==> flow/design.v <==
`timescale 1ns / 1ps
module ted
(
	input         clk,				 
	input         reset,
	input  [15:0] addr_in,
	output [15:0] addr_out,
	input   [7:0] data_in,
	output  [7:0] data_out,
	input         rw,
	output        cpuclk,			 
	output  [6:0] color,				 
	output        csync,
	output reg    hsync,
	output reg    vsync,
	output reg    hblank,
	output reg    vblank_out,
	input         wide,
	output        ce_pix,
	output        irq,
	output        ba,
	output reg    cs_io,
	output reg    cs_ram,
	output reg    cs0,
	output reg    cs1,
	output reg    aec,
	output  [4:0] snd,
	output        pal,
	input   [7:0] k,
	input   [1:0] tvmode,
	output        cpuenable			 
);
parameter TIMER1LO=6'h00;
parameter TIMER1HI=6'h01;
parameter TIMER2LO=6'h02;
parameter TIMER2HI=6'h03;
parameter TIMER3LO=6'h04;
parameter TIMER3HI=6'h05;
parameter CONTROL1=6'h06;
parameter CONTROL2=6'h07;
parameter KEYLATCH=6'h08;
parameter IRQ		=6'h09;
parameter IRQEN	=6'h0A;
parameter RASTER	=6'h0B;
parameter CURPOSHI=6'h0C;
parameter CURPOSLO=6'h0D;
parameter CH1FREQLO=6'h0E;
parameter CH2FREQLO=6'h0F;
parameter CH2FREQHI=6'h10;
parameter SOUNDCTRL=6'h11;
parameter BMAPBASE=6'h12;
parameter CHARBASE=6'h13;
parameter VIDEOBASE=6'h14;
parameter BGCOLOR0=6'h15;
parameter BGCOLOR1=6'h16;
parameter BGCOLOR2=6'h17;
parameter BGCOLOR3=6'h18;
parameter EXCOLOR=6'h19;
parameter CHARPOSRELOADHI=6'h1A;
parameter CHARPOSRELOADLO=6'h1B;
parameter VSCANPOSHI=6'h1C;
parameter VSCANPOSLO=6'h1D;
parameter HSCANPOS=6'h1E;
parameter FLASH_VERTSUB=6'h1F;
parameter ROMEN=6'h3E;
parameter RAMEN=6'h3F;
localparam IDLE=3'b000,THALT1=3'b001,THALT2=3'b010,THALT3=3'b011,TDMA=3'b100;
reg [2:0] dma_state,dma_nextstate;			 
reg [15:0] timer1,timer1_reload;													 
reg [15:0] timer2;																			 
reg [15:0] timer3;																			 
reg test,ecm,bmm,den,rsel;										 
reg [2:0] yscroll;																				 
reg bmm_reg,ecm_reg;																	 
reg reverse,stop,mcm,csel;									          
reg [2:0] xscroll;																				 
reg reverse_reg,mcm_reg;																 
reg [7:0] keylatch;																			 
reg Cnt1Irq,Cnt2Irq,Cnt3Irq,RasterIrq;
wire LPIrq=1'b1;				 
reg enCnt1Irq,enCnt2Irq,enCnt3Irq,enRasterIrq;
wire enLPIrq=1'b0; 	 
reg [8:0] RasterCmp;																			 
reg [9:0] CursorPos;																			 
reg [9:0] Ch1Freq;																			 
reg [9:0] Ch2Freq;																			 
reg damode,ch2noise,ch2en,ch1en;										 
reg [3:0] volume;																				 
reg [2:0] bmapbase;																			 
reg charrom;																						 
reg [5:0] charbase;																			 
reg clkmode;																						 
reg [4:0] vmbase;																				 
reg [6:0] bgcolor0,bgcolor1,bgcolor2,bgcolor3,excolor;	 
reg [9:0] CharPosReload;																	 
reg [8:0] vcounter;							   											 
reg [8:0] hcounter;							   											 
reg [4:0] FlashCount;																			 
reg [2:0] VertSubCount;																		 
reg [7:0] refreshcounter;
reg refresh;
reg [3:0] phicounter;				    			 
reg phi;												 
reg singleclock;									 
reg [8:0] hcounter_next;
reg [8:0] vcounter_next;
reg [8:0] videoline;								 
reg [7:0] dataout_reg;							 
reg [7:0] data_in_reg;									 
reg [5:0] addr_in_reg;									 
reg [6:0] colorreg;								 
reg ramen;											 
reg t1stop,t2stop,t3stop;			 
reg resetRasterIrq, resetCnt1Irq,resetCnt2Irq,resetCnt3Irq;  
reg RasterIrqDone;									 
reg enabledisplay;									 
reg badline2;										 
reg ext_fetch;										 
reg char_fetch;										 
reg dma_window;										 
reg char_window;									 
reg inc_flashcount_window;						 
reg inc_vertsub_window;							 
reg inc_vertline_window;							 
reg hpos_0,hpos_8,hpos_154,hpos_172,hpos_288,hpos_295,hpos_296,hpos_303,hpos_304;
reg hpos_312,hpos_320,hpos_336,hpos_343,hpos_348,hpos_352,hpos_359,hpos_380,hpos_382;
reg hpos_384,hpos_391,hpos_392,hpos_400,hpos_407,hpos_424,hpos_431,hpos_432,hpos_440,hpos_1,hpos_321;
reg inc_charpos;									 
reg [15:0] addr_out_reg;								 
reg [15:0] tedaddress;									 
reg datahold;										 
reg VertSubActive;									 
reg tedwrite_delay;								 
reg csyncreg,palreg,equalization,eq1,eq2;		 
reg [9:0] videocounter;							 
reg inc_videocounter;								 
reg [9:0] videocounter_reload;				 
reg [9:0] CharPosition;							 
reg CharPosLatch;									 
reg latch_window;									 
reg latch_charposition;							 
reg [7:0] attr_buf [0:39];								 
reg [7:0] char_buf [0:39];								 
reg [7:0] nextchar,currentchar,waitingchar,pixelchar;	 
reg [7:0] nextattr,currentattr,waitingattr,pixelattr;	
reg [7:0] nextpixels,currentpixels,waitingpixels;
reg [7:0] pixelshiftreg;							 
reg [5:0] shiftcount;								 
reg verticalscreen;								 
reg widescreen,narrowscreen;				 
reg videoshift;										 
reg nextcursor,currentcursor,waitingcursor;   
reg [6:0] pixelcolor;									 
reg doubleshift;									 
reg dotfetch;												 
reg dotfetch_reg;									 
reg [2:0] xscroll_latch;							 
reg [2:0] yscroll_latch;							 
reg vblank;							 
reg refresh_inc;									 
reg stopreg;											 
reg [1:0] audiocycle;								 
reg [9:0] ch1count,ch2count;			 
reg ch1state,ch2state;						 
reg ch1stateclk_prev,ch2stateclk_prev;
reg [7:0] noisegen;								 
reg [4:0] digivolume;								 
reg [17:0] watchdog_ch1,watchdog_ch2;	 
integer i;
integer j;
integer n;
wire dphi;													 
wire [8:0] EOS,VS_START,VS_STOP,EQ_START,EQ_STOP,VBLANK_START,VBLANK_STOP;		 
wire tick8;													 
wire blanking;												 
wire lowrom,highrom;										 
wire irqpos;												 
wire io,tedreg,tedwrite;								 
wire badline;												 
wire attr_fetch_line;									 
wire tedlatch;												 
wire [7:0] charpointer,attrpointer;
wire multicolor;											 
wire pixelscreen;											 
wire ch1clk,ch2clk;										 
wire ch1stateclk,ch2stateclk;							 
wire ch1audio,ch2audio;									 
wire noise;													 
wire watchdog_ch1max,watchdog_ch2max;				 
wire cycle_end=(phicounter==15)?1'b1:1'b0;				 
wire single_cycle_end=(cycle_end & phi)?1'b1:1'b0;	 
always @(posedge clk) begin									 
	phicounter<=phicounter+1'd1;
	if(reset) begin								 
		phicounter<=4'b0;
	end
end
assign cpuclk = singleclock?phi:dphi;						 
assign dphi = phicounter[3];									 
assign cpuenable=(single_cycle_end)?1'b1:					 
						(cycle_end && !singleclock)?1'b1:
						1'b0;
always @(posedge clk) begin									 
	if (cycle_end)	phi<=~phi;											
	if(reset) begin								 
		phi<=1'b0;
	end
end
always @(posedge clk)											 
	begin
	if(single_cycle_end)											 
		singleclock<=((enabledisplay & ext_fetch) | refresh | clkmode | stop);		 
		if(reset) begin								 
		singleclock<=1'b0;
	end
end
always @(posedge clk)
	begin
	if(single_cycle_end)
		stopreg<=stop;
		if(reset) begin								 
		stopreg<=1'b0;
	end
end
always @(posedge clk)											 
	begin
	if(hpos_296)
		ext_fetch<=0;
	else if(hpos_400)
		ext_fetch<=1;
		if(reset) begin								 
		ext_fetch<=1'b0;
	end
end
assign attr_fetch_line=(videoline>=0 && videoline<203);
always @(posedge clk)											 
	begin
	if(hpos_336)
		refresh<=0;
	else if(hpos_296)
		refresh<=1;
		if(reset) begin								 
		refresh<=1'b0;
	end
end
always @(posedge clk)											 
	begin
	if(hpos_343)
		refresh_inc<=0;
	else if(hpos_303)
		refresh_inc<=1;
		if(reset) begin								 
		refresh_inc<=1'b0;
	end
end
always @(posedge clk)
	begin
		if(single_cycle_end & (refresh_inc|stopreg))
					refreshcounter<=refreshcounter+1'd1;
		else	if(hpos_431 & (videoline==0|refresh_inc|stopreg))
			refreshcounter<=8'h00;
		if(reset) begin								 
		refreshcounter<=8'h00;
	end
end
assign tick8=(phicounter[1:0]==3)?1'b1:1'b0;  
assign ce_pix = tick8;
always @(posedge clk)
	begin
		hcounter<=hcounter_next;
		vcounter<=vcounter_next;
		if(hpos_392)
			videoline<=vcounter;
		if(reset) begin								 
		hcounter<=9'b0;
		vcounter<=9'b0;
		videoline<=9'b0;
	end
end
always @*									 
	begin
	hcounter_next=hcounter;
		if (tedlatch & addr_in_reg[5:0]==HSCANPOS)								 
			begin
				hcounter_next=hcounter+1'd1;
				hcounter_next[8:3]=~data_in_reg[7:2];		 
			end
		else if (tick8 & ~stopreg)
			begin
				if (hcounter==9'd455)
					hcounter_next=9'd0;
				else
					hcounter_next=hcounter+1'd1;
			end
	end
always @*									 
	begin
	vcounter_next=vcounter;
		if(tedwrite & addr_in[5:1]==5'b01110)								 
			begin
			if(addr_in[0]==0)
				vcounter_next={data_in[0],vcounter[7:0]};
			else vcounter_next={vcounter[8],data_in};
			end
		else if(inc_vertline_window & single_cycle_end)
				begin
					if (vcounter==EOS)
							vcounter_next=0;
					else	vcounter_next=vcounter+1'd1;
				end
	end
always @(posedge clk)
	begin
	if(hpos_384)
		inc_vertline_window<=1;
	else if (single_cycle_end)
		inc_vertline_window<=0;
		if(reset) begin								 
		inc_vertline_window<=1'b0;
	end
end
always @(posedge clk) begin
	if(tedwrite)												 
		begin
		if (addr_in[5:0]==TIMER1LO)
			begin
				timer1[7:0]<=data_in;
				timer1_reload[7:0]<=data_in;
				t1stop<=1;
			end
		if (addr_in[5:0]==TIMER1HI)
			begin
				timer1[15:8]<=data_in;
				timer1_reload[15:8]<=data_in;
				t1stop<=0;
			end
		end
	if(phicounter==7 && ~phi & ~t1stop & ~stopreg)			 
		begin															
		if(timer1==0)											
			timer1<=timer1_reload-1'd1;
		else
			timer1<=timer1-1'd1;
		end
	if(reset) begin
		t1stop <= 1;
		timer1 <= 16'hFFFF;
	end
	if(reset) begin								 
		timer1_reload<=16'b0;
	end
end
always @(posedge clk) begin
	if(tedwrite)													 
		begin
		if (addr_in[5:0]==TIMER2LO)
			begin
				timer2[7:0]<=data_in;
				t2stop<=1;
			end
		if (addr_in[5:0]==TIMER2HI)
			begin
				timer2[15:8]<=data_in;
				t2stop<=0;
			end
		end
	else if(phicounter==15 && phi==0 && t2stop==0 && stopreg==0)		 
	begin
		timer2<=timer2-1'd1;
	end
	if(reset) begin
		t2stop <= 1;
		timer2 <= 16'hFFFF;
	end
end
always @(posedge clk) begin
	if(tedwrite)
		begin
		if (addr_in[5:0]==TIMER3LO)							 
			begin
				timer3[7:0]<=data_in;
				t3stop<=1;
			end
		if (addr_in[5:0]==TIMER3HI)
			begin
				timer3[15:8]<=data_in;
				t3stop<=0;
			end
		end
	if(phicounter==7 && phi==1 && t3stop==0 && stopreg==0)				 
		begin
		timer3<=timer3-1'd1;
		end
	if(reset) begin
		t3stop <= 1;
		timer3 <= 16'hFFFF;
	end
end
assign irqpos=(phicounter==4 & ~phi)?1'b1:1'b0;
always @(posedge clk)
	begin
	if(reset|resetCnt1Irq)
		Cnt1Irq<=0;
	else if(irqpos && timer1==0)
		Cnt1Irq<=1;
	end
always @(posedge clk)
	begin
	if(reset|resetCnt2Irq)
		Cnt2Irq<=0;
	else if(irqpos && timer2==0)
		Cnt2Irq<=1;
	end
always @(posedge clk)
	begin
	if(reset|resetCnt3Irq)
		Cnt3Irq<=0;
	else if(irqpos && timer3==0) 
		Cnt3Irq<=1;
	end
always @(posedge clk)
	begin
	if (reset|resetRasterIrq)
		RasterIrq<=0;
	else	if (RasterCmp==vcounter)
		begin
		if(~RasterIrqDone & tick8)			 
			begin
			RasterIrq<=1;
			RasterIrqDone<=1;
			end
		end
	else RasterIrqDone<=0;
		if(reset) begin								 
		RasterIrqDone<=1'b0;
	end
end
assign irq=~((enCnt1Irq & Cnt1Irq)|(enCnt2Irq & Cnt2Irq)| (enCnt3Irq & Cnt3Irq) | (enRasterIrq & RasterIrq) | (enLPIrq & LPIrq));
always @(posedge clk)
	begin
		if((singleclock & ~phi) | (dma_state==TDMA))
			aec<=0;
		else aec<=1;
		if(reset) begin								 
		aec<=0;
	end
end
assign ba=(dma_state==IDLE)?1'b1:1'b0;
assign badline=((yscroll_latch==videoline[2:0]) & enabledisplay & attr_fetch_line)?1'b1:1'b0;			 
always @(posedge clk)
	begin
	if(inc_vertline_window & single_cycle_end)
		begin
		if(badline)
			badline2<=1;
		else if(badline2)
			badline2<=0;
		end
		if(reset) begin								 
		badline2<=1'b0;
	end
end
always @(posedge clk)										 
	begin
	if(single_cycle_end)
		yscroll_latch<=yscroll;
		if(reset) begin								 
		yscroll_latch<=3'b0;
	end
end
always @(posedge clk)
	begin
	if(videoline==0 && den==1)
		enabledisplay<=1;
	if(videoline==204)
		enabledisplay<=0;
		if(reset) begin								 
		enabledisplay<=1'b0;
	end
end
always @(posedge clk)					 
	begin
	if(videoline==9'd204)
		char_fetch<=0;
	else if(badline2)
		char_fetch<=1;
		if(reset) begin								 
		char_fetch<=1'b0;
	end
end
always @(posedge clk)					 
	begin
	if(hpos_296)
		inc_charpos<=0;
	else if(hpos_432)
		inc_charpos<=1;
		if(reset) begin								 
		inc_charpos<=1'b0;
	end
end
always @(posedge clk)					 
	begin
	latch_charposition<=0;
	if(hpos_288)
		latch_window<=1;
	else if(single_cycle_end & latch_window)
		begin
		latch_window<=0;
		latch_charposition<=1;			 
		end
		if(reset) begin								 
		latch_charposition<=1'b0;
		latch_window<=1'b0;
	end
end
always @(posedge clk)
	begin
	if(hpos_392)
		begin
		if(VertSubCount==6)
			CharPosLatch<=1;				 
		else 
			CharPosLatch<=0;
		end
		if(reset) begin								 
		CharPosLatch<=1'b0;
	end
end
always @(posedge clk)					 
	begin
	if(tedwrite & addr_in[5:0]==CHARPOSRELOADHI)
			CharPosReload[9:8]<=data_in[1:0];
	else if(tedwrite & addr_in[5:0]==CHARPOSRELOADLO)
			CharPosReload[7:0]<=data_in;
	else if(hpos_392 & videoline==EOS)		 
			CharPosReload<=0;
	else if(CharPosLatch & latch_charposition & VertSubActive)				 
			CharPosReload<=CharPosition;
		if(reset) begin								 
		CharPosReload<=10'b0;
	end
end
always @(posedge clk)									 
	begin
	if(hpos_392)											 
		CharPosition<=0;
	else
		begin
		if(hpos_432 & enabledisplay & VertSubActive)										 
			CharPosition<=CharPosReload;
		else if(inc_charpos & single_cycle_end)
			CharPosition<=CharPosition+1'd1;
		end
		if(reset) begin								 
		CharPosition<=10'b0;
	end
end
always @(posedge clk)
	begin
	dma_state<=dma_nextstate;
		if(reset) begin								 
		dma_state<=IDLE;
	end
end
always @*
	begin
	dma_nextstate=dma_state;
	case(dma_state)
	IDLE:		begin	
				if((badline|badline2) & dma_window)
					dma_nextstate=THALT1;
				end
	THALT1:	begin
				if((badline|badline2) & dma_window & single_cycle_end)
					dma_nextstate=THALT2;
				else if (~dma_window | ~(badline|badline2))
					dma_nextstate=IDLE;
				end
	THALT2:	begin
				if((badline|badline2) & dma_window & single_cycle_end)
					dma_nextstate=THALT3;
				else if (~dma_window | ~(badline|badline2))
					dma_nextstate=IDLE;
				end
	THALT3:	begin
				if((badline|badline2) & dma_window & single_cycle_end)
					dma_nextstate=TDMA;
				else if (~dma_window | ~(badline|badline2))
					dma_nextstate=IDLE;
				end
	TDMA:		begin
				if (~dma_window | ~(badline|badline2))
					dma_nextstate=IDLE;
				end
	default:	dma_nextstate=IDLE;
	endcase	
	end
always @(posedge clk)
	begin
	if(hpos_407 & tick8)
		dma_window<=1;
	else if(hpos_295 & tick8)
		dma_window<=0;
		if(reset) begin								 
		dma_window<=1'b0;
	end
end
always @(posedge clk)				 
	begin
	if(enabledisplay)
		begin
		if(hpos_296 | shiftcount==6'd40)
			inc_videocounter<=0;
		else if(hpos_432)
			inc_videocounter<=1;
		end
		if(reset) begin								 
		inc_videocounter<=1'b0;
	end
end
always @(posedge clk)
	begin
	if(hpos_392 & videoline==EOS)	 
		videocounter_reload<=0;
		else if(inc_videocounter && hcounter_next == 9'd432 && tick8)  
		videocounter_reload<=videocounter+1'd1;
	else if(VertSubCount==6 && latch_charposition && enabledisplay)			 
		videocounter_reload<=videocounter;
		if(reset) begin								 
		videocounter_reload<=10'b0;
	end
end	
always @(posedge clk)						 
	begin
	if(enabledisplay)
		begin
		if(hpos_432)
			videocounter<=videocounter_reload;
		else if(inc_videocounter & single_cycle_end)							 
			videocounter<=videocounter+1'd1;
		end
		if(reset) begin								 
		videocounter<=10'b0;
	end
end
always @(posedge clk)
	begin
	if(single_cycle_end)
		begin
		if(inc_videocounter)
			begin
			if(badline)	begin									 
				attr_buf[0]<=data_in;
				end
			else begin
				attr_buf[0]<=attr_buf[39];
				end
			for(i=1;i<40;i=i+1) begin
				attr_buf[i]<=attr_buf[i-1];
				end
			nextattr<=attr_buf[39];
			shiftcount<=shiftcount+1'd1;
			if(((CursorPos==CharPosition) && VertSubActive) || (CursorPos==0 && CharPosition==0))					 
				nextcursor<=1;
			else nextcursor<=0;
			end
		else begin
			nextattr<=0;
			shiftcount<=0;
			end
		end
		if(reset) begin								 
		for(i=0;i<=39;i=i+1) attr_buf[i]<=8'd0;
		nextattr<=8'b0;
		shiftcount<=6'b0;
		nextcursor<=1'b0;
	end
end
always @(posedge clk)
	begin
	if(single_cycle_end)
		begin
		if(inc_videocounter)
			begin
			if(badline2) begin
				char_buf[0]<=data_in;
				nextchar<=data_in;
				end
			else begin
				char_buf[0]<=char_buf[39];
				nextchar<=char_buf[39];
				end
			for(j=1;j<40;j=j+1) begin
				char_buf[j]<=char_buf[j-1];
				end
			end 	
		else begin
			nextchar<=0;
			end
		end
		if(reset) begin								 
		for(i=0;i<=39;i=i+1) char_buf[i]<=8'd0;
		nextchar<=8'b0;
	end
end
always @(posedge clk)							 
	begin
	if(hpos_304)
		char_window<=0;
	else if(hpos_440 & enabledisplay)
		char_window<=1;
		if(reset) begin								 
		char_window<=1'b0;
	end
end
always @(posedge clk)								 
	begin
	if(char_window)
		begin
		if(hpos_440)
			nextpixels<=0;
		else if(cycle_end & ~phi)
			nextpixels<=data_in;
		end
		if(reset) begin								 
		nextpixels<=8'b0;
	end
end
always @(posedge clk)
	begin
	if(hpos_392)					
		inc_vertsub_window<=1;
	else if(single_cycle_end)
		inc_vertsub_window<=0;
	if (hpos_380 & badline)													 
		VertSubActive<=1;
	else if (~enabledisplay)												 
		VertSubActive<=0;
		if(reset) begin								 
		inc_vertsub_window<=1'b0;
		VertSubActive<=1'b0;
	end
end
always @(posedge clk)
		begin
			if(tedwrite && addr_in[5:0]==FLASH_VERTSUB)					 
				VertSubCount<=data_in[2:0];
			else 
				if(inc_vertsub_window & single_cycle_end)					 
						if (videoline==0)											 
							VertSubCount<=3'd7;
						else if(enabledisplay & VertSubActive) 
							VertSubCount<=VertSubCount+1'd1;					 
			if(reset) begin								 
		VertSubCount<=3'b0;
	end
end
always @(posedge clk)
	begin
	if(hpos_348)
		inc_flashcount_window<=1;
	else if(single_cycle_end)
		inc_flashcount_window<=0;
	if(tedwrite && addr_in[5:0]==FLASH_VERTSUB)
			FlashCount[3:0]<=data_in[6:3];
	else if(videoline==205 & inc_flashcount_window & single_cycle_end)
			FlashCount<=FlashCount+1'd1;
		if(reset) begin								 
		inc_flashcount_window<=1'b0;
		FlashCount<=5'b0;
	end
end
always @(hcounter)
	begin
	hpos_0=0;
	hpos_1=0;
	hpos_8=0;
	hpos_154=0;
	hpos_172=0;
	hpos_288=0;
	hpos_295=0;
	hpos_296=0;
	hpos_303=0;
	hpos_304=0;
	hpos_312=0;
	hpos_320=0;
	hpos_321=0;
	hpos_336=0;
	hpos_343=0;
	hpos_348=0;
	hpos_352=0;
	hpos_359=0;
	hpos_380=0;
	hpos_382=0;
	hpos_384=0;
	hpos_391=0;
	hpos_392=0;
	hpos_400=0;
	hpos_407=0;
	hpos_424=0;
	hpos_431=0;
	hpos_432=0;
	hpos_440=0;
	case (hcounter)
				0:		hpos_0=1;				 
				1:    hpos_1=1;
				8:		hpos_8=1;				 
				154:  hpos_154=1;				 
				172:	hpos_172=1;				 
				288:	hpos_288=1;				 
				295:	hpos_295=1;				 
				296:	hpos_296=1;				 
				303:	hpos_303=1;				 
				304:  hpos_304=1;				 
				312:	hpos_312=1;				 
				320: 	hpos_320=1;				 
				321:  hpos_321=1;
				336:  hpos_336=1;				 
				343:	hpos_343=1;				 
				348:	hpos_348=1;				 
				352:	hpos_352=1;				 
				359:	hpos_359=1;				 
				380:	hpos_380=1;
				382:	hpos_382=1;				 
				384:	hpos_384=1;				 
				391: 	hpos_391=1;	
				392:	hpos_392=1;				 
				400:  hpos_400=1;				 
				407:	hpos_407=1;				 
				424:	hpos_424=1;				 
				431:	hpos_431=1;				 
				432:	hpos_432=1;				 
				440:  hpos_440=1;				 
				default:;
	endcase				
end
always @(posedge clk)									 
	begin
		if(rsel==1) begin
			if(videoline==9'd4)					 
				verticalscreen<=1;
			else if (videoline==9'd204)			 
				verticalscreen<=0;
		 end
		else begin
			if(videoline==9'd8)					 
				verticalscreen<=1;
			else if(videoline==9'd200)			 
				verticalscreen<=0;
		end
		if(reset) begin								 
		verticalscreen<=1'b0;
	end
end
always @(posedge clk)									 
	begin
		if(enabledisplay & verticalscreen) 
			begin 
				if(hpos_320 & tick8)
					widescreen<=0;
				else if (hpos_0 & tick8)
					widescreen<=1;
				if(hpos_312 & tick8)
					narrowscreen<=0;
				else if (hpos_8 & tick8)
					narrowscreen<=1;
			end
		if(reset) begin								 
		widescreen<=1'b0;
		narrowscreen<=1'b0;
	end
end
always @(posedge clk)
	begin
	if (hpos_312)
		videoshift<=0;
	else if(enabledisplay & hpos_440)
		videoshift<=1;
		if(reset) begin								 
		videoshift<=1'b0;
	end
end
always @(posedge clk)						 
	begin
	if(hpos_440)
		begin
		waitingattr<=0;
		waitingchar<=0;
		waitingpixels<=0;
		currentattr<=0;
		currentchar<=0;
		currentpixels<=0;
		end
	else if(cycle_end & videoshift)
		begin
		if(phi)
			begin
			currentchar<=nextchar;
			waitingchar<=currentchar;
			currentattr<=nextattr;
			waitingattr<=currentattr;
			waitingpixels<=currentpixels;
			currentcursor<=nextcursor;
			waitingcursor<=currentcursor;
			end
		else if(~phi)
			currentpixels<=nextpixels;
		end
		if(reset) begin								 
		waitingattr<=8'b0;
		waitingchar<=8'b0;
		waitingpixels<=8'b0;
		currentattr<=8'b0;
		currentchar<=8'b0;
		currentpixels<=8'b0;
		currentcursor<=1'b0;
		waitingcursor<=1'b0;
	end
end
wire cursor=(waitingcursor & ~FlashCount[4]);
always @(posedge clk)										 
	begin
	if (single_cycle_end)
		begin
		xscroll_latch<=xscroll;
		ecm<=ecm_reg;
		bmm<=bmm_reg;
		reverse<=reverse_reg;
		mcm<=mcm_reg;
		end
		if(reset) begin								 
		xscroll_latch<=3'b0;
		ecm<=1'b0;
		bmm<=1'b0;
		reverse<=1'b0;
		mcm<=1'b0;
	end
end
always @(posedge clk)										 
	begin
	if(videoshift | widescreen)												 
		begin
		if(tick8)									
			begin
				doubleshift<=~doubleshift;
				if(hcounter[2:0] == xscroll_latch)				 
					begin
					doubleshift<=0;
					if(cursor & ~bmm & ~ecm & ~mcm)		 
						pixelshiftreg<=waitingpixels^8'hFF;
					else pixelshiftreg<=waitingpixels;
					pixelattr<=waitingattr;					 
					pixelchar<=waitingchar;
					end
				else
					begin
					if(~multicolor)
						pixelshiftreg<={pixelshiftreg[6:0],1'b0};
					else if(doubleshift)											 
						pixelshiftreg<={pixelshiftreg[5:0],2'b0};
					end
			end
		end
	else pixelshiftreg<=0;									 
		if(reset) begin								 
		doubleshift<=1'b0;
		pixelshiftreg<=8'b0;
		pixelattr<=8'b0;
		pixelchar<=8'b0;
	end
end
assign pixelscreen=(csel)?widescreen:narrowscreen;					 
assign multicolor= mcm & (ecm | pixelattr[3] | bmm);			 
always @*									 
	begin
	pixelcolor=bgcolor0;
	if(pixelscreen & enabledisplay)
		begin
			if (~bmm & ~ecm) 				 
				begin
				if(~multicolor)					 
					begin
					if((reverse|mcm)?pixelshiftreg[7]:(pixelshiftreg[7]& ~(pixelattr[7] & FlashCount[4]))^pixelchar[7])
						pixelcolor=pixelattr[6:0];
					end
				else 
					begin						 
						case(pixelshiftreg[7:6])
							2'b00:	pixelcolor=bgcolor0;
							2'b01:	pixelcolor=bgcolor1;
							2'b10:	pixelcolor=bgcolor2;
							2'b11:	pixelcolor={pixelattr[6:4],1'b0,pixelattr[2:0]};
						endcase
					end				
				end
			else if (~mcm & ~bmm & ecm)		 
				begin
					if(pixelshiftreg[7])
						pixelcolor=pixelattr[6:0];
					else begin
						case(pixelchar[7:6])
							2'b00:	pixelcolor=bgcolor0;
							2'b01:	pixelcolor=bgcolor1;
							2'b10:	pixelcolor=bgcolor2;
							2'b11:	pixelcolor=bgcolor3;
						endcase
					end	
				end
			else if(~mcm & bmm & ~ecm)			 
				begin
				if(pixelshiftreg[7])
					pixelcolor={pixelattr[2:0],pixelchar[7:4]};
				else pixelcolor={pixelattr[6:4],pixelchar[3:0]};
				end
			else if(mcm & bmm & ~ecm)		  
				begin
				case(pixelshiftreg[7:6])
							2'b00:	pixelcolor=bgcolor0;
							2'b01:	pixelcolor={pixelattr[2:0],pixelchar[7:4]};
							2'b10:	pixelcolor={pixelattr[6:4],pixelchar[3:0]};
							2'b11:	pixelcolor=bgcolor1;
						endcase
				end
			else										 
				begin
				pixelcolor=7'b0;
				end
		end
	else
			pixelcolor=excolor;
	end
always @(posedge clk)						 
	begin
	if (tick8)
		if(~blanking)
		colorreg<=pixelcolor;
		else colorreg<=0;
		if(reset) begin								 
		colorreg<=7'b0;
	end
end
assign pal = !tvmode ? !palreg : tvmode[0];
assign EOS = pal?9'd311:9'd261;					 
assign VS_START = pal?9'd254:9'd229;			 
assign VS_STOP = pal?9'd257:9'd232; 			 
assign EQ_START = pal?9'd251:9'd226;			 
assign EQ_STOP = pal?9'd260:9'd235;				 
assign VBLANK_START = pal?9'd251:9'd226; 		 
assign VBLANK_STOP = pal?9'd269:9'd244;		 
always @(posedge clk)								 
	begin
	csyncreg<=(equalization)?(eq1&eq2)^vsync:hsync;
		if(reset) begin								 
		csyncreg<=1'b0;
	end
end
always @(posedge clk)								 
	begin
	if (videoline==VS_START && hpos_400)
		vsync<=1;
	else if (videoline==VS_STOP && hpos_400)
		vsync<=0;
		if(reset) begin								 
		vsync<=0;
	end
end
always @(posedge clk)								 
	begin
	if(videoline==EQ_START && hpos_400)
		equalization<=1;
	else if (videoline==EQ_STOP && hpos_400)
		equalization<=0;
		if(reset) begin								 
		equalization<=1'b0;
	end
end
always @(posedge clk)								 
	begin
	if(hpos_154)
		eq1<=0;
	else if (hpos_172)
		eq1<=1;
	if(hpos_382)
		eq2<=0;
	else if (hpos_400)
		eq2<=1;
		if(reset) begin								 
		eq1<=1'b1;
		eq2<=1'b1;
	end
end
always @(posedge clk)								 
	begin
	if(hpos_359)
		hsync<=0;
	else if (hpos_391)
		hsync<=1;
		if(reset) begin								 
		hsync<=0;
	end
end
always @(posedge clk) begin							 
	if((wide && hpos_1) || (~wide && hpos_424)) begin										
		if(videoline==VBLANK_STOP) vblank_out<=0;
		hblank<=0;
	end else if((wide && hpos_321) || (~wide && hpos_352)) begin		 
		if(videoline==VBLANK_START) vblank_out<=1;
		hblank<=1;
	end
	if(reset) begin								 
		vblank_out<=0;
		hblank<=0;
	end
end
always @(posedge clk)							 
	begin
	if(videoline==VBLANK_STOP)
		vblank<=0;
	else if(videoline==VBLANK_START)
		vblank<=1;
		if(reset) begin								 
		vblank<=1'b0;
	end
end
assign blanking=hblank|vblank;
assign csync=csyncreg;
assign color=colorreg;
always @(posedge clk)		 
	begin
case (phicounter)			 
	1:		begin	
				cs_io<=1;
				cs_ram<=1;
				cs0<=1;
				cs1<=1;
			end
	7:		if(io) cs_io<=0;
			else if(~tedreg) begin
				cs_ram<=0;
				if(rw & ((~ramen & ~dotfetch_reg) | (charrom & dotfetch_reg ))) begin	 
					cs0<=~lowrom;	          
					cs1<=~highrom;           
					cs_ram<=lowrom|highrom;  
				end
			end
	endcase
	if(reset) begin								 
		cs_io<=1;
		cs_ram<=1;
		cs0<=1;
		cs1<=1;
	end
	end
assign lowrom=(addr_in[15:14]==2'b10);							 
assign highrom=(addr_in[15:14]==2'b11);							 
assign io=(addr_in[15:8]==8'hFD || addr_in[15:8]==8'hFE);	 
assign tedreg=(addr_in[15:6]==10'b1111111100 && (addr_in[5]==0 || addr_in[5:1]==7'b11111));		 
assign addr_out=(~aec)?addr_out_reg:16'hffff;
always @(posedge clk)
	begin
		if(cycle_end)
			begin
			addr_out_reg<=tedaddress;
			dotfetch_reg<=dotfetch;
			end
		if(reset) begin								 
		addr_out_reg<=0;
		dotfetch_reg<=1'b0;
	end
end
assign charpointer=(inc_videocounter)?((badline2)?data_in:char_buf[39]):8'd0;	
always @*
	begin
	tedaddress=16'hffff;
	dotfetch=0;
	if(phi==0)						 
		begin
		if(dma_state==TDMA)
			tedaddress={vmbase,(badline)?1'b0:1'b1,videocounter};				 
		end
	else  
		begin						  
		if(refresh_inc|stopreg)				 
			tedaddress={8'hff,refreshcounter};
		else if(inc_charpos & char_fetch)
			begin
			dotfetch=1;
			if(~bmm)				 
				begin
				tedaddress=(~reverse)?{charbase[5:0],charpointer[6:0],VertSubCount}:{charbase[5:1],charpointer,VertSubCount};
				tedaddress[10:9]=(ecm)?2'b00:tedaddress[10:9];
				end
			else
				tedaddress={bmapbase,CharPosition,VertSubCount};	 
			end
		end
	end
assign tedwrite=tedreg&~rw&cycle_end;		 
assign tedlatch=tedwrite_delay & (phicounter==3);		 
always @(posedge clk)
	begin
		if(tedwrite)
			tedwrite_delay<=1;
		else if (phicounter==3)
			tedwrite_delay<=0;
		if(reset) begin								 
		tedwrite_delay<=1'b0;
	end
end
always @(posedge clk)
	begin
	if(reset) ramen <= 0;
	resetRasterIrq<=1'b0;
	resetCnt1Irq<=1'b0;
	resetCnt2Irq<=1'b0;
	resetCnt3Irq<=1'b0;
	if (tedwrite)											 
		begin
		data_in_reg<=data_in;
		addr_in_reg<=addr_in[5:0];
			case(addr_in[5:0])
				CONTROL1:	 
							begin
							test<=data_in[7];
							ecm_reg<=data_in[6];
							bmm_reg<=data_in[5];
							den<=data_in[4];
							rsel<=data_in[3];
							yscroll<=data_in[2:0];
							end
				CONTROL2:	 
							begin
							reverse_reg<=data_in[7];
							palreg<=data_in[6];
							stop<=data_in[5];
							mcm_reg<=data_in[4];
							csel<=data_in[3];
							xscroll<=data_in[2:0];
							end
				KEYLATCH:	 
							keylatch<=k[7:0];
				IRQ:			 
							begin
							resetCnt3Irq<=data_in[6];
							resetCnt2Irq<=data_in[4];
							resetCnt1Irq<=data_in[3];
							resetRasterIrq<=data_in[1];
							end
				IRQEN:		 
							begin
							enCnt3Irq<=data_in[6];
							enCnt2Irq<=data_in[4];
							enCnt1Irq<=data_in[3];
							enRasterIrq<=data_in[1];
							RasterCmp[8]<=data_in[0];
							end
				RASTER:		 
							RasterCmp[7:0]<=data_in;
				CURPOSHI:	 
							CursorPos[9:8]<=data_in[1:0];
				CURPOSLO:	 
							CursorPos[7:0]<=data_in;
				CH1FREQLO:	 
							Ch1Freq[7:0]<=data_in;
				CH2FREQLO:	 
							Ch2Freq[7:0]<=data_in;
				CH2FREQHI:	 
							Ch2Freq[9:8]<=data_in[1:0];
				SOUNDCTRL:	 
							begin
							damode<=data_in[7];
							ch2noise<=data_in[6];
							ch2en<=data_in[5];
							ch1en<=data_in[4];
							volume<=data_in[3:0];
							end
				BMAPBASE:	 
							begin
							bmapbase<=data_in[5:3];
							charrom<=data_in[2];
							Ch1Freq[9:8]<=data_in[1:0];
							end
				CHARBASE:	 
							begin
							charbase<=data_in[7:2];
							clkmode<=data_in[1];
							end
				VIDEOBASE:	 
							vmbase<=data_in[7:3];
				BGCOLOR0:	 
							bgcolor0<=7'h7f;
				BGCOLOR1:	 
							bgcolor1<=7'h7f;
				BGCOLOR2:	 
							bgcolor2<=7'h7f;
				BGCOLOR3:	 
							bgcolor3<=7'h7f;
				EXCOLOR:		 
							excolor<=7'h7f;
				ROMEN:		ramen<=1'b0;
				RAMEN:		ramen<=1'b1;
				default:;
			endcase
		end
	else if (tedlatch)			 
		case(addr_in_reg[5:0])
				BGCOLOR0:	 
							bgcolor0<=data_in_reg[6:0];
				BGCOLOR1:	 
							bgcolor1<=data_in_reg[6:0];
				BGCOLOR2:	 
							bgcolor2<=data_in_reg[6:0];
				BGCOLOR3:	 
							bgcolor3<=data_in_reg[6:0];
				EXCOLOR:		 
							excolor<=data_in_reg[6:0];
				default:;
		endcase
		if(reset) begin								 
		resetRasterIrq<=0;
		resetCnt1Irq<=0;
		resetCnt2Irq<=0;
		resetCnt3Irq<=0;
		data_in_reg<=0;
		addr_in_reg<=0;
		test<=1'b0;
		ecm_reg<=1'b0;
		bmm_reg<=1'b0;
		den<=1'b0;
		rsel<=1'b0;
		yscroll<=3'b0;
		reverse_reg<=1'b0;
		palreg<=1'b0;
		stop<=1'b0;
		mcm_reg<=1'b0;
		csel<=1'b0;
		xscroll<=3'b0;
		keylatch<=8'hff;
		enCnt3Irq<=1'b0;
		enCnt2Irq<=1'b0;
		enCnt1Irq<=1'b0;
		enRasterIrq<=1'b0;
		RasterCmp<=9'b0;
		CursorPos<=10'b0;
		Ch1Freq<=10'b0;
		Ch2Freq<=10'b0;
		damode<=1'b0;
		ch2noise<=1'b0;
		ch2en<=1'b0;
		ch1en<=1'b0;
		volume<=4'b0;
		bmapbase<=3'b0;
		charrom<=1'b0;
		charbase<=6'b0;
		clkmode<=1'b0;
		vmbase<=5'b0;
		bgcolor0<=7'b0;
		bgcolor1<=7'b0;
		bgcolor2<=7'b0;
		bgcolor3<=7'b0;
		excolor<=7'b0;
	end
end
always @(posedge clk)
	begin
	if(tedreg & rw)
		begin
		if(phicounter==7)										 
			begin
				case(addr_in[5:0])
				TIMER1LO:	 
							dataout_reg<=timer1[7:0];
				TIMER1HI:	 
							dataout_reg<=timer1[15:8];
				TIMER2LO:	 
							dataout_reg<=timer2[7:0];
				TIMER2HI:	 
							dataout_reg<=timer2[15:8];
				TIMER3LO:	 
							dataout_reg<=timer3[7:0];
				TIMER3HI:	 
							dataout_reg<=timer3[15:8];
				CONTROL1:	 
							begin
							dataout_reg[7]<=test;
							dataout_reg[6]<=ecm;
							dataout_reg[5]<=bmm;
							dataout_reg[4]<=den;
							dataout_reg[3]<=rsel;
							dataout_reg[2:0]<=yscroll;
							end
				CONTROL2:	 
							begin
							dataout_reg[7]<=reverse;
							dataout_reg[6]<=~pal;
							dataout_reg[5]<=stop;
							dataout_reg[4]<=mcm;
							dataout_reg[3]<=csel;
							dataout_reg[2:0]<=xscroll;
							end
				KEYLATCH:	 
							begin
							dataout_reg<=keylatch;
							end
				IRQ:			 
							begin
							dataout_reg[7]<=~irq;
							dataout_reg[6]<=Cnt3Irq;
							dataout_reg[4]<=Cnt2Irq;
							dataout_reg[3]<=Cnt1Irq;
							dataout_reg[2]<=LPIrq;			 
							dataout_reg[1]<=RasterIrq;
							end
				IRQEN:		 
							begin
							dataout_reg[6]<=enCnt3Irq;
							dataout_reg[4]<=enCnt2Irq;
							dataout_reg[3]<=enCnt1Irq;
							dataout_reg[2]<=enLPIrq;			 
							dataout_reg[1]<=enRasterIrq;
							dataout_reg[0]<=RasterCmp[8];
							end
				RASTER:		 
							dataout_reg<=RasterCmp[7:0];
				CURPOSHI:	 
							dataout_reg[1:0]<=CursorPos[9:8];
				CURPOSLO:	 
							dataout_reg<=CursorPos[7:0];
				CH1FREQLO:	 
							dataout_reg<=Ch1Freq[7:0];
				CH2FREQLO:	 
							dataout_reg<=Ch2Freq[7:0];
				CH2FREQHI:	 
							begin
							dataout_reg[7]<=1'b0;				 
							dataout_reg[1:0]<=Ch2Freq[9:8];
							end
				SOUNDCTRL:  
							begin
							dataout_reg[7]<=damode;
							dataout_reg[6]<=ch2noise;
							dataout_reg[5]<=ch2en;
							dataout_reg[4]<=ch1en;
							dataout_reg[3:0]<=volume;
							end
				BMAPBASE:   
							begin
							dataout_reg[5:3]<=bmapbase;
							dataout_reg[2]<=charrom;
							dataout_reg[1:0]<=Ch1Freq[9:8];
							end
				CHARBASE:   
							begin
							dataout_reg[7:2]<=charbase;
							dataout_reg[1]<=clkmode;
							dataout_reg[0]<=~ramen;
							end
				VIDEOBASE:  
							dataout_reg[7:3]<=vmbase;
				BGCOLOR0:  
							dataout_reg[6:0]<=bgcolor0;
				BGCOLOR1:  
							dataout_reg[6:0]<=bgcolor1;
				BGCOLOR2:  
							dataout_reg[6:0]<=bgcolor2;
				BGCOLOR3:  
							dataout_reg[6:0]<=bgcolor3;
				EXCOLOR:  
							dataout_reg[6:0]<=excolor;
				CHARPOSRELOADHI:  
							dataout_reg[1:0]<=CharPosReload[9:8];
				CHARPOSRELOADLO:  
							dataout_reg<=CharPosReload[7:0];
				VSCANPOSHI:	 
							dataout_reg[0]<=vcounter[8];
				VSCANPOSLO:  
							dataout_reg<=vcounter[7:0];
				HSCANPOS:	 
							dataout_reg<={hcounter[8:2],1'b0};
				FLASH_VERTSUB:  
							begin
							dataout_reg[6:3]<=FlashCount[3:0];
							dataout_reg[2:0]<=VertSubCount;
							end
				ROMEN:	 
							dataout_reg<=8'h00;
				RAMEN:	 
							dataout_reg<=8'h00;
				default:;
				endcase
			end
		else if(phicounter==10)								 
			datahold<=1;
		end
	if(phicounter==1)
		begin
		datahold<=0;
		dataout_reg<=8'hff;
		end
		if(reset) begin								 
		dataout_reg<=8'hff;
		datahold<=1'b0;
	end
end
assign data_out=(datahold)?dataout_reg:8'hff;
assign snd=(ch1audio ? digivolume : 5'd0)+(ch2audio ? digivolume : 5'd0);  
always @(posedge clk)						 
	begin
	if(single_cycle_end)
		audiocycle<=audiocycle+1'd1;
		if(reset) begin								 
		audiocycle<=2'b0;
	end
end
assign ch1clk=single_cycle_end&(audiocycle==2'b11);		 
assign ch2clk=single_cycle_end&(audiocycle==2'b01);		 
always @(posedge clk)
	begin
	if(ch1clk)
		begin
		if((ch1count==10'h3ff) || damode)
			ch1count<=Ch1Freq+1'd1;
		else	ch1count<=ch1count+1'd1;
		end
		if(reset) begin								 
		ch1count<=10'b0;
	end
end
assign ch1stateclk=(ch1count==10'h3ff)?1'b1:1'b0;
always @(posedge clk)	 
	begin
	ch1stateclk_prev<=ch1stateclk;
	if(damode|watchdog_ch1max)							 
		ch1state<=0;
	else if(~ch1stateclk_prev & ch1stateclk)		 
				ch1state<=~ch1state;						 
		if(reset) begin								 
		ch1stateclk_prev<=1'b0;
		ch1state<=1'b0;
	end
end
assign ch1audio=(ch1en)?~ch1state:1'b0;		 
always @(posedge clk)									 
	begin
	if((~ch1stateclk_prev & ch1stateclk)|watchdog_ch1max)		 
		watchdog_ch1<=0;
	else if(ch1clk)										 
		watchdog_ch1<=watchdog_ch1+1'd1;
		if(reset) begin								 
		watchdog_ch1<=18'b0;
	end
end
assign watchdog_ch1max=(watchdog_ch1==18'd188416)?1'b1:1'b0;	
always @(posedge clk)
	begin
	if(ch2clk)
		begin
		if((ch2count==10'h3ff) || damode)
			ch2count<=Ch2Freq+1'd1;
		else	ch2count<=ch2count+1'd1;
		end
		if(reset) begin								 
		ch2count<=10'b0;
	end
end
assign ch2stateclk=(ch2count==10'h3ff)?1'b1:1'b0;
always @(posedge clk)	 
	begin
	ch2stateclk_prev<=ch2stateclk;
	if(damode)												 
		ch2state<=0;
	else if(~ch2stateclk_prev & ch2stateclk)		 
				ch2state<=~ch2state;						 
		if(reset) begin								 
		ch2stateclk_prev<=1'b0;
		ch2state<=1'b0;
	end
end
assign ch2audio=(ch2en)?~ch2state:noise;		 
always @(posedge clk)									 
	begin
	if((~ch2stateclk_prev & ch2stateclk)|watchdog_ch2max)		 
		watchdog_ch2<=0;
	else if(ch2clk)										 
		watchdog_ch2<=watchdog_ch2+1'd1;
		if(reset) begin								 
		watchdog_ch2<=18'b0;
	end
end
assign watchdog_ch2max=(watchdog_ch2==18'd188416)?1'b1:1'b0;	
always @(posedge clk)
	begin
	if(damode)
		noisegen<=0;
	else if(~ch2stateclk_prev & ch2stateclk)
		begin
		for(n=1;n<8;n=n+1)
			begin
			noisegen[n]<=noisegen[n-1];
			end
		noisegen[0]<=1'b1^noisegen[7]^noisegen[5]^noisegen[4]^noisegen[1];
		end
		if(reset) begin								 
		noisegen<=8'b0;
	end
end
assign noise=(ch2noise)?noisegen[0]:1'b0;		 
always @*								 
	begin
	case (volume)
				0: digivolume=0;
				1: digivolume=1;
				2: digivolume=3;
				3: digivolume=5;
				4: digivolume=7;
				5: digivolume=9;
				6: digivolume=11;
				7: digivolume=13;
		default:	digivolume=15;
	endcase
	end
endmodule
--- tool output ---
* From RTL to reports: ted
Each step is given for the RTL above and for the edited RTL. Lines under "before" count in the file above, lines under "after" in the edited file. "difference": "after" minus "before" as printed here. Operators: Yosys type, input widths -> output width; for muxes data width and select width s. A cell with n/a has no value.
Inputs: top ted, clock clk, standard-cell library sky130hd, library corner tt_025C_1v80

* The edit
The edit as a unified diff against the file above. The edited RTL no longer does the same as the RTL above: the edit was made by script, with no optimisation intended.
begin of diff
@@ -127,5 +127,5 @@
 reg hpos_384,hpos_391,hpos_392,hpos_400,hpos_407,hpos_424,hpos_431,hpos_432,hpos_440,hpos_1,hpos_321;
 reg inc_charpos;									 
-reg [15:0] addr_out_reg;								 
+reg [14:0] addr_out_reg;								 
 reg [15:0] tedaddress;									 
 reg datahold;										 
end of diff

* Elaborated design
Yosys after proc, flatten, opt, wreduce and memory -nomap, before mapping. Print and check cells are not counted. Equal cells are merged and count once. Yosys's memory passes give these memory sizes; they may raise the number of words (mostly to a power of two), join words into wider ones and drop unused or constant bits.
Storage and ports:
- bits in registers | before 1187, after 1186, difference -1
- ROM bits | before 32, after 32, difference 0
- clocked read ports x word width | before 4, after 4, difference 0
- memory cells | before 1, after 1, difference 0
Cells by class:
- $add $sub $neg | before 20, after 20, difference 0
- order comparisons | before 2, after 2, difference 0
- equality and inequality tests | before 136, after 136, difference 0
- muxes and demuxes | before 249, after 249, difference 0
- bitwise gates (word level) | before 143, after 143, difference 0
- reduce/logical cells | before 187, after 187, difference 0
Memory list:
- shape (words x width / read and write ports) | before 8 x 4 bit 1R0W, after 8 x 4 bit 1R0W
Operators with widths:
- $mux 16 | before 5, after 1, difference -4
- $mux 15 | before 0, after 4, difference +4
- $mux 5 | before 6, after 5, difference -1
- $mux 4 | before 2, after 3, difference +1
Unchanged operator kinds not shown: 92.

* Depth
Yosys ltp: most cells in a row. Word level: on the elaborated netlist, between registers, memories and ports. Mapped: between sequential cells and ports; inverters and the memories' decode and read muxes count.
Logic depth:
- word-level depth | before 10, after 10, difference 0
- ABC_AREA | before 0, after 0
- gate-level depth with buffers | before 12, after 13, difference +1
- mapped depth without buffers | before 10, after 11, difference +1

* Mapped cells and area
Yosys stat after the flow's synthesis: flattened, memories mapped to cells. It holds for the ABC_AREA given above (unset counts as 0); a run with the other value may have another netlist.
Mapped netlist:
- standard cells after synthesis | before 6580, after 6531, difference -49
- synthesis area (mm²) | before 0.0514468, after 0.0506473, difference -0.0007995
- mapped flip-flops | before 1193, after 1192, difference -1
- buffer cells | before 514, after 481, difference -33
Cell types:
- sky130_fd_sc_hd__nand2_1 | before 1869, after 1942, difference +73
- sky130_fd_sc_hd__nand3_1 | before 185, after 139, difference -46
- sky130_fd_sc_hd__a22oi_1 | before 35, after 80, difference +45
- sky130_fd_sc_hd__a21oi_1 | before 948, after 989, difference +41
- sky130_fd_sc_hd__mux2i_1 | before 121, after 81, difference -40
- sky130_fd_sc_hd__o21ai_0 | before 145, after 107, difference -38
- sky130_fd_sc_hd__nor3_1 | before 104, after 141, difference +37
- sky130_fd_sc_hd__a32oi_1 | before 34, after 5, difference -29
- sky130_fd_sc_hd__nand4_1 | before 68, after 40, difference -28
- sky130_fd_sc_hd__and3_1 | before 69, after 46, difference -23
- sky130_fd_sc_hd__and2_1 | before 34, after 15, difference -19
- sky130_fd_sc_hd__nand2b_1 | before 26, after 45, difference +19
- sky130_fd_sc_hd__buf_2 | before 31, after 13, difference -18
- sky130_fd_sc_hd__clkbuf_1 | before 452, after 437, difference -15
- sky130_fd_sc_hd__nor2_1 | before 366, after 381, difference +15
- sky130_fd_sc_hd__nor2b_1 | before 35, after 21, difference -14
- sky130_fd_sc_hd__o32ai_1 | before 16, after 2, difference -14
- sky130_fd_sc_hd__o22ai_1 | before 16, after 26, difference +10
Unchanged cell types not shown: 11. Not every row of either side is listed.

* Path before layout
Source: OpenSTA report_checks on the synthesized netlist (no wires, ideal clock, input and output delay 20% of the period each), path of least setup slack; recovery checks are left aside. Register names are those of the netlist, which keeps one name where synthesis merged equal registers.
Path after synthesis:
- path type | before in2out, after in2out
- start | before in tvmode[1], after in tvmode[0]
- end | before out pal, after out pal
- clock period (ns) | before 10.0, after 10.0, difference 0.0
- output delay (ns) | before 2.000, after 2.000, difference 0.000
- data arrival time (ns) | before 2.715, after 2.402, difference -0.313
- data required time (ns) | before 8.000, after 8.000, difference 0.000
- slack (ns) | before 5.285, after 5.598, difference +0.313
- delay of the path (ns) | before 0.715, after 0.402, difference -0.313
- stages on the path | before 2, after 2, difference 0
- buffers on the path | before 1, after 0, difference -1
- period reached after synthesis (ns) | before 4.715, after 4.402, difference -0.313
"delay of the path" = arrival - input delay + setup time. A path that ends at an output port has no setup time. "stages on the path" counts driving pins, that of a launching flip-flop among them; a cell with two outputs on the path counts twice. "period reached after synthesis" = period - worst setup slack (recovery checks aside). The figure is calculated, with input and output delays left at 20% of the set period. The rows between start and end are the longest chain of elaborated cells between them; the timing report does not say that the signal goes this way. Where chains are equally long, one stands for them. Each line given opens the expression or statement behind the cell; cells for indexed reads and writes are added by Yosys, which also makes memories of some case tables.
Between the ends, after synthesis, before: cell sequence sky130_fd_sc_hd__o21bai_1 -> sky130_fd_sc_hd__clkbuf_1, length of the longest elaborated chain 2, elaborated cells between the ends (all ways) 2, source lines of those cells 1, classes of those cells mux (1); reduce/logical (1)
Ends and longest elaborated chain, after synthesis, before:
- start, declared | RTL line 30 | input [1:0] tvmode,
- $logic_not 2->1 | RTL line 1042 | assign pal = !tvmode ? !palreg : tvmode[0];
- $mux 1 | RTL line 1042
- end, declared | RTL line 28 | output pal,
Between the ends, after synthesis, after: cell sequence sky130_fd_sc_hd__o21ba_2 -> sky130_fd_sc_hd__clkinv_1, length of the longest elaborated chain 2, elaborated cells between the ends (all ways) 2, source lines of those cells 1, classes of those cells mux (1); reduce/logical (1)
Ends and longest elaborated chain, after synthesis, after:
- start, declared | RTL line 30 | input [1:0] tvmode,
- $logic_not 2->1 | RTL line 1042 | assign pal = !tvmode ? !palreg : tvmode[0];
- $mux 1 | RTL line 1042
- end, declared | RTL line 28 | output pal,

* Worst path after layout
From the final timing report of the runs of pair 1: the path of least setup slack in the routed layout; clock arrival at registers is part of the times.
Path post-layout:
- path type | before reg2out, after reg2out
- start | before reg ch2en, after reg ch2noise
- end | before out snd[3], after out snd[3]
- clock period (ns) | before 5.95, after 5.95, difference 0.00
- output delay (ns) | before 1.19, after 1.19, difference 0.00
- data arrival time (ns) | before 3.34, after 3.25, difference -0.09
- data required time (ns) | before 4.76, after 4.76, difference 0.00
- slack (ns) | before 1.42, after 1.51, difference +0.09
- stages on the path | before 9, after 10, difference +1
- buffers on the path | before 1, after 1, difference 0
The rows between start and end are the longest chain of elaborated cells between them; the timing report does not say that the signal goes this way. Where chains are equally long, one stands for them.
Between the ends, post-layout, before: cell sequence sky130_fd_sc_hd__dfxtp_1 -> sky130_fd_sc_hd__mux2_2 -> sky130_fd_sc_hd__or2_2 -> sky130_fd_sc_hd__inv_1 -> sky130_fd_sc_hd__ha_1 -> sky130_fd_sc_hd__a21o_1 -> sky130_fd_sc_hd__a21oi_1 -> sky130_fd_sc_hd__xnor2_1 -> sky130_fd_sc_hd__clkdlybuf4s50_1, length of the longest elaborated chain 3, elaborated cells between the ends (all ways) 3, source lines of those cells 2, classes of those cells add/sub (1); mux (2)
Ends and longest elaborated chain, post-layout, before:
- start, declared | RTL line 87 | reg damode,ch2noise,ch2en,ch1en;
- start, assigned | RTL line 1273 | ch2en<=data_in[5];
- start, assigned | RTL line 1349 | ch2en<=1'b0;
- $mux 1 | RTL line 1579 | assign ch2audio=(ch2en)?~ch2state:noise;
- $mux 5 | RTL line 1506 | assign snd=(ch1audio ? digivolume : 5'd0)+(ch2audio ? digivolume : 5'd0);
- $add 5x5->5 | RTL line 1506
- end, declared | RTL line 27 | output [4:0] snd,
Between the ends, post-layout, after: cell sequence sky130_fd_sc_hd__dfxtp_1 -> sky130_fd_sc_hd__nand2_1 -> sky130_fd_sc_hd__mux2_2 -> sky130_fd_sc_hd__or2_2 -> sky130_fd_sc_hd__inv_1 -> sky130_fd_sc_hd__ha_1 -> sky130_fd_sc_hd__a21o_1 -> sky130_fd_sc_hd__a21oi_1 -> sky130_fd_sc_hd__xnor2_1 -> sky130_fd_sc_hd__clkdlybuf4s50_1, length of the longest elaborated chain 4, elaborated cells between the ends (all ways) 4, source lines of those cells 3, classes of those cells add/sub (1); mux (3)
Ends and longest elaborated chain, post-layout, after:
- start, declared | RTL line 87 | reg damode,ch2noise,ch2en,ch1en;
- start, assigned | RTL line 1272 | ch2noise<=data_in[6];
- start, assigned | RTL line 1348 | ch2noise<=1'b0;
- $mux 1 | RTL line 1607 | assign noise=(ch2noise)?noisegen[0]:1'b0;
- $mux 1 | RTL line 1579 | assign ch2audio=(ch2en)?~ch2state:noise;
- $mux 5 | RTL line 1506 | assign snd=(ch1audio ? digivolume : 5'd0)+(ch2audio ? digivolume : 5'd0);
- $add 5x5->5 | RTL line 1506
- end, declared | RTL line 27 | output [4:0] snd,

* Measured runs
Runs of the flow (Yosys, OpenROAD) on both versions; the two runs of a pair have the same settings. The constraints put input and output delay at 20% of the set period each and load the outputs with 0.01 pF.
Flow settings, pair 1: CORE_UTILIZATION 40, period_ns 5.95, CAP_MARGIN 20, CORE_MARGIN 2, SLEW_MARGIN 20
Results, pair 1:
- post-synthesis cell area (mm²) | before 0.0514468, after 0.0506473, difference -0.0007995
- die outline area (mm²) | before 0.131501, after 0.129481, difference -0.002020
- standard-cell area after routing (mm²) | before 0.058162, after 0.0571123, difference -0.0010497
- utilization after routing (%) | before 45.6, after 45.5, difference -0.1
- worst setup slack after layout (ns) | before 1.416, after 1.513, difference +0.097
- total negative setup slack (ns) | before 0.000, after 0.000, difference 0.000
- post-route worst hold slack (ns) | before 0.385, after 0.388, difference +0.003
- total power after layout (mW) | before 17.295, after 16.757, difference -0.538
- clock period reached (ns) | before 4.534, after 4.437, difference -0.097
Flow settings, pair 2: ABC_AREA 0, CORE_ASPECT_RATIO 0.99, CORE_UTILIZATION 64, MAX_ROUTING_LAYER met5, PLACE_DENSITY_LB_ADDON 0.09, period_ns 4.09, CAP_MARGIN 20, CORE_MARGIN 2, SLEW_MARGIN 20
Results, pair 2:
- post-synthesis cell area (mm²) | before 0.0514468, after 0.0506473, difference -0.0007995
- die outline area (mm²) | before 0.0826686, after 0.0814026, difference -0.0012660
- standard-cell area after routing (mm²) | before 0.057111, after 0.0564617, difference -0.0006493
- utilization after routing (%) | before 71.7, after 72.2, difference +0.5
- worst setup slack after layout (ns) | before 0.204, after 0.190, difference -0.014
- total negative setup slack (ns) | before 0.000, after 0.000, difference 0.000
- post-route worst hold slack (ns) | before 0.402, after 0.373, difference -0.029
- total power after layout (mW) | before 23.111, after 23.408, difference +0.297
- clock period reached (ns) | before 3.886, after 3.900, difference +0.014
"clock period reached" means the clock period less the worst setup slack. The figure is calculated, with input and output delays left at 20% of the set period. "total power after layout" is the tool's figure for a default switching activity; nothing was simulated.
--- end ---
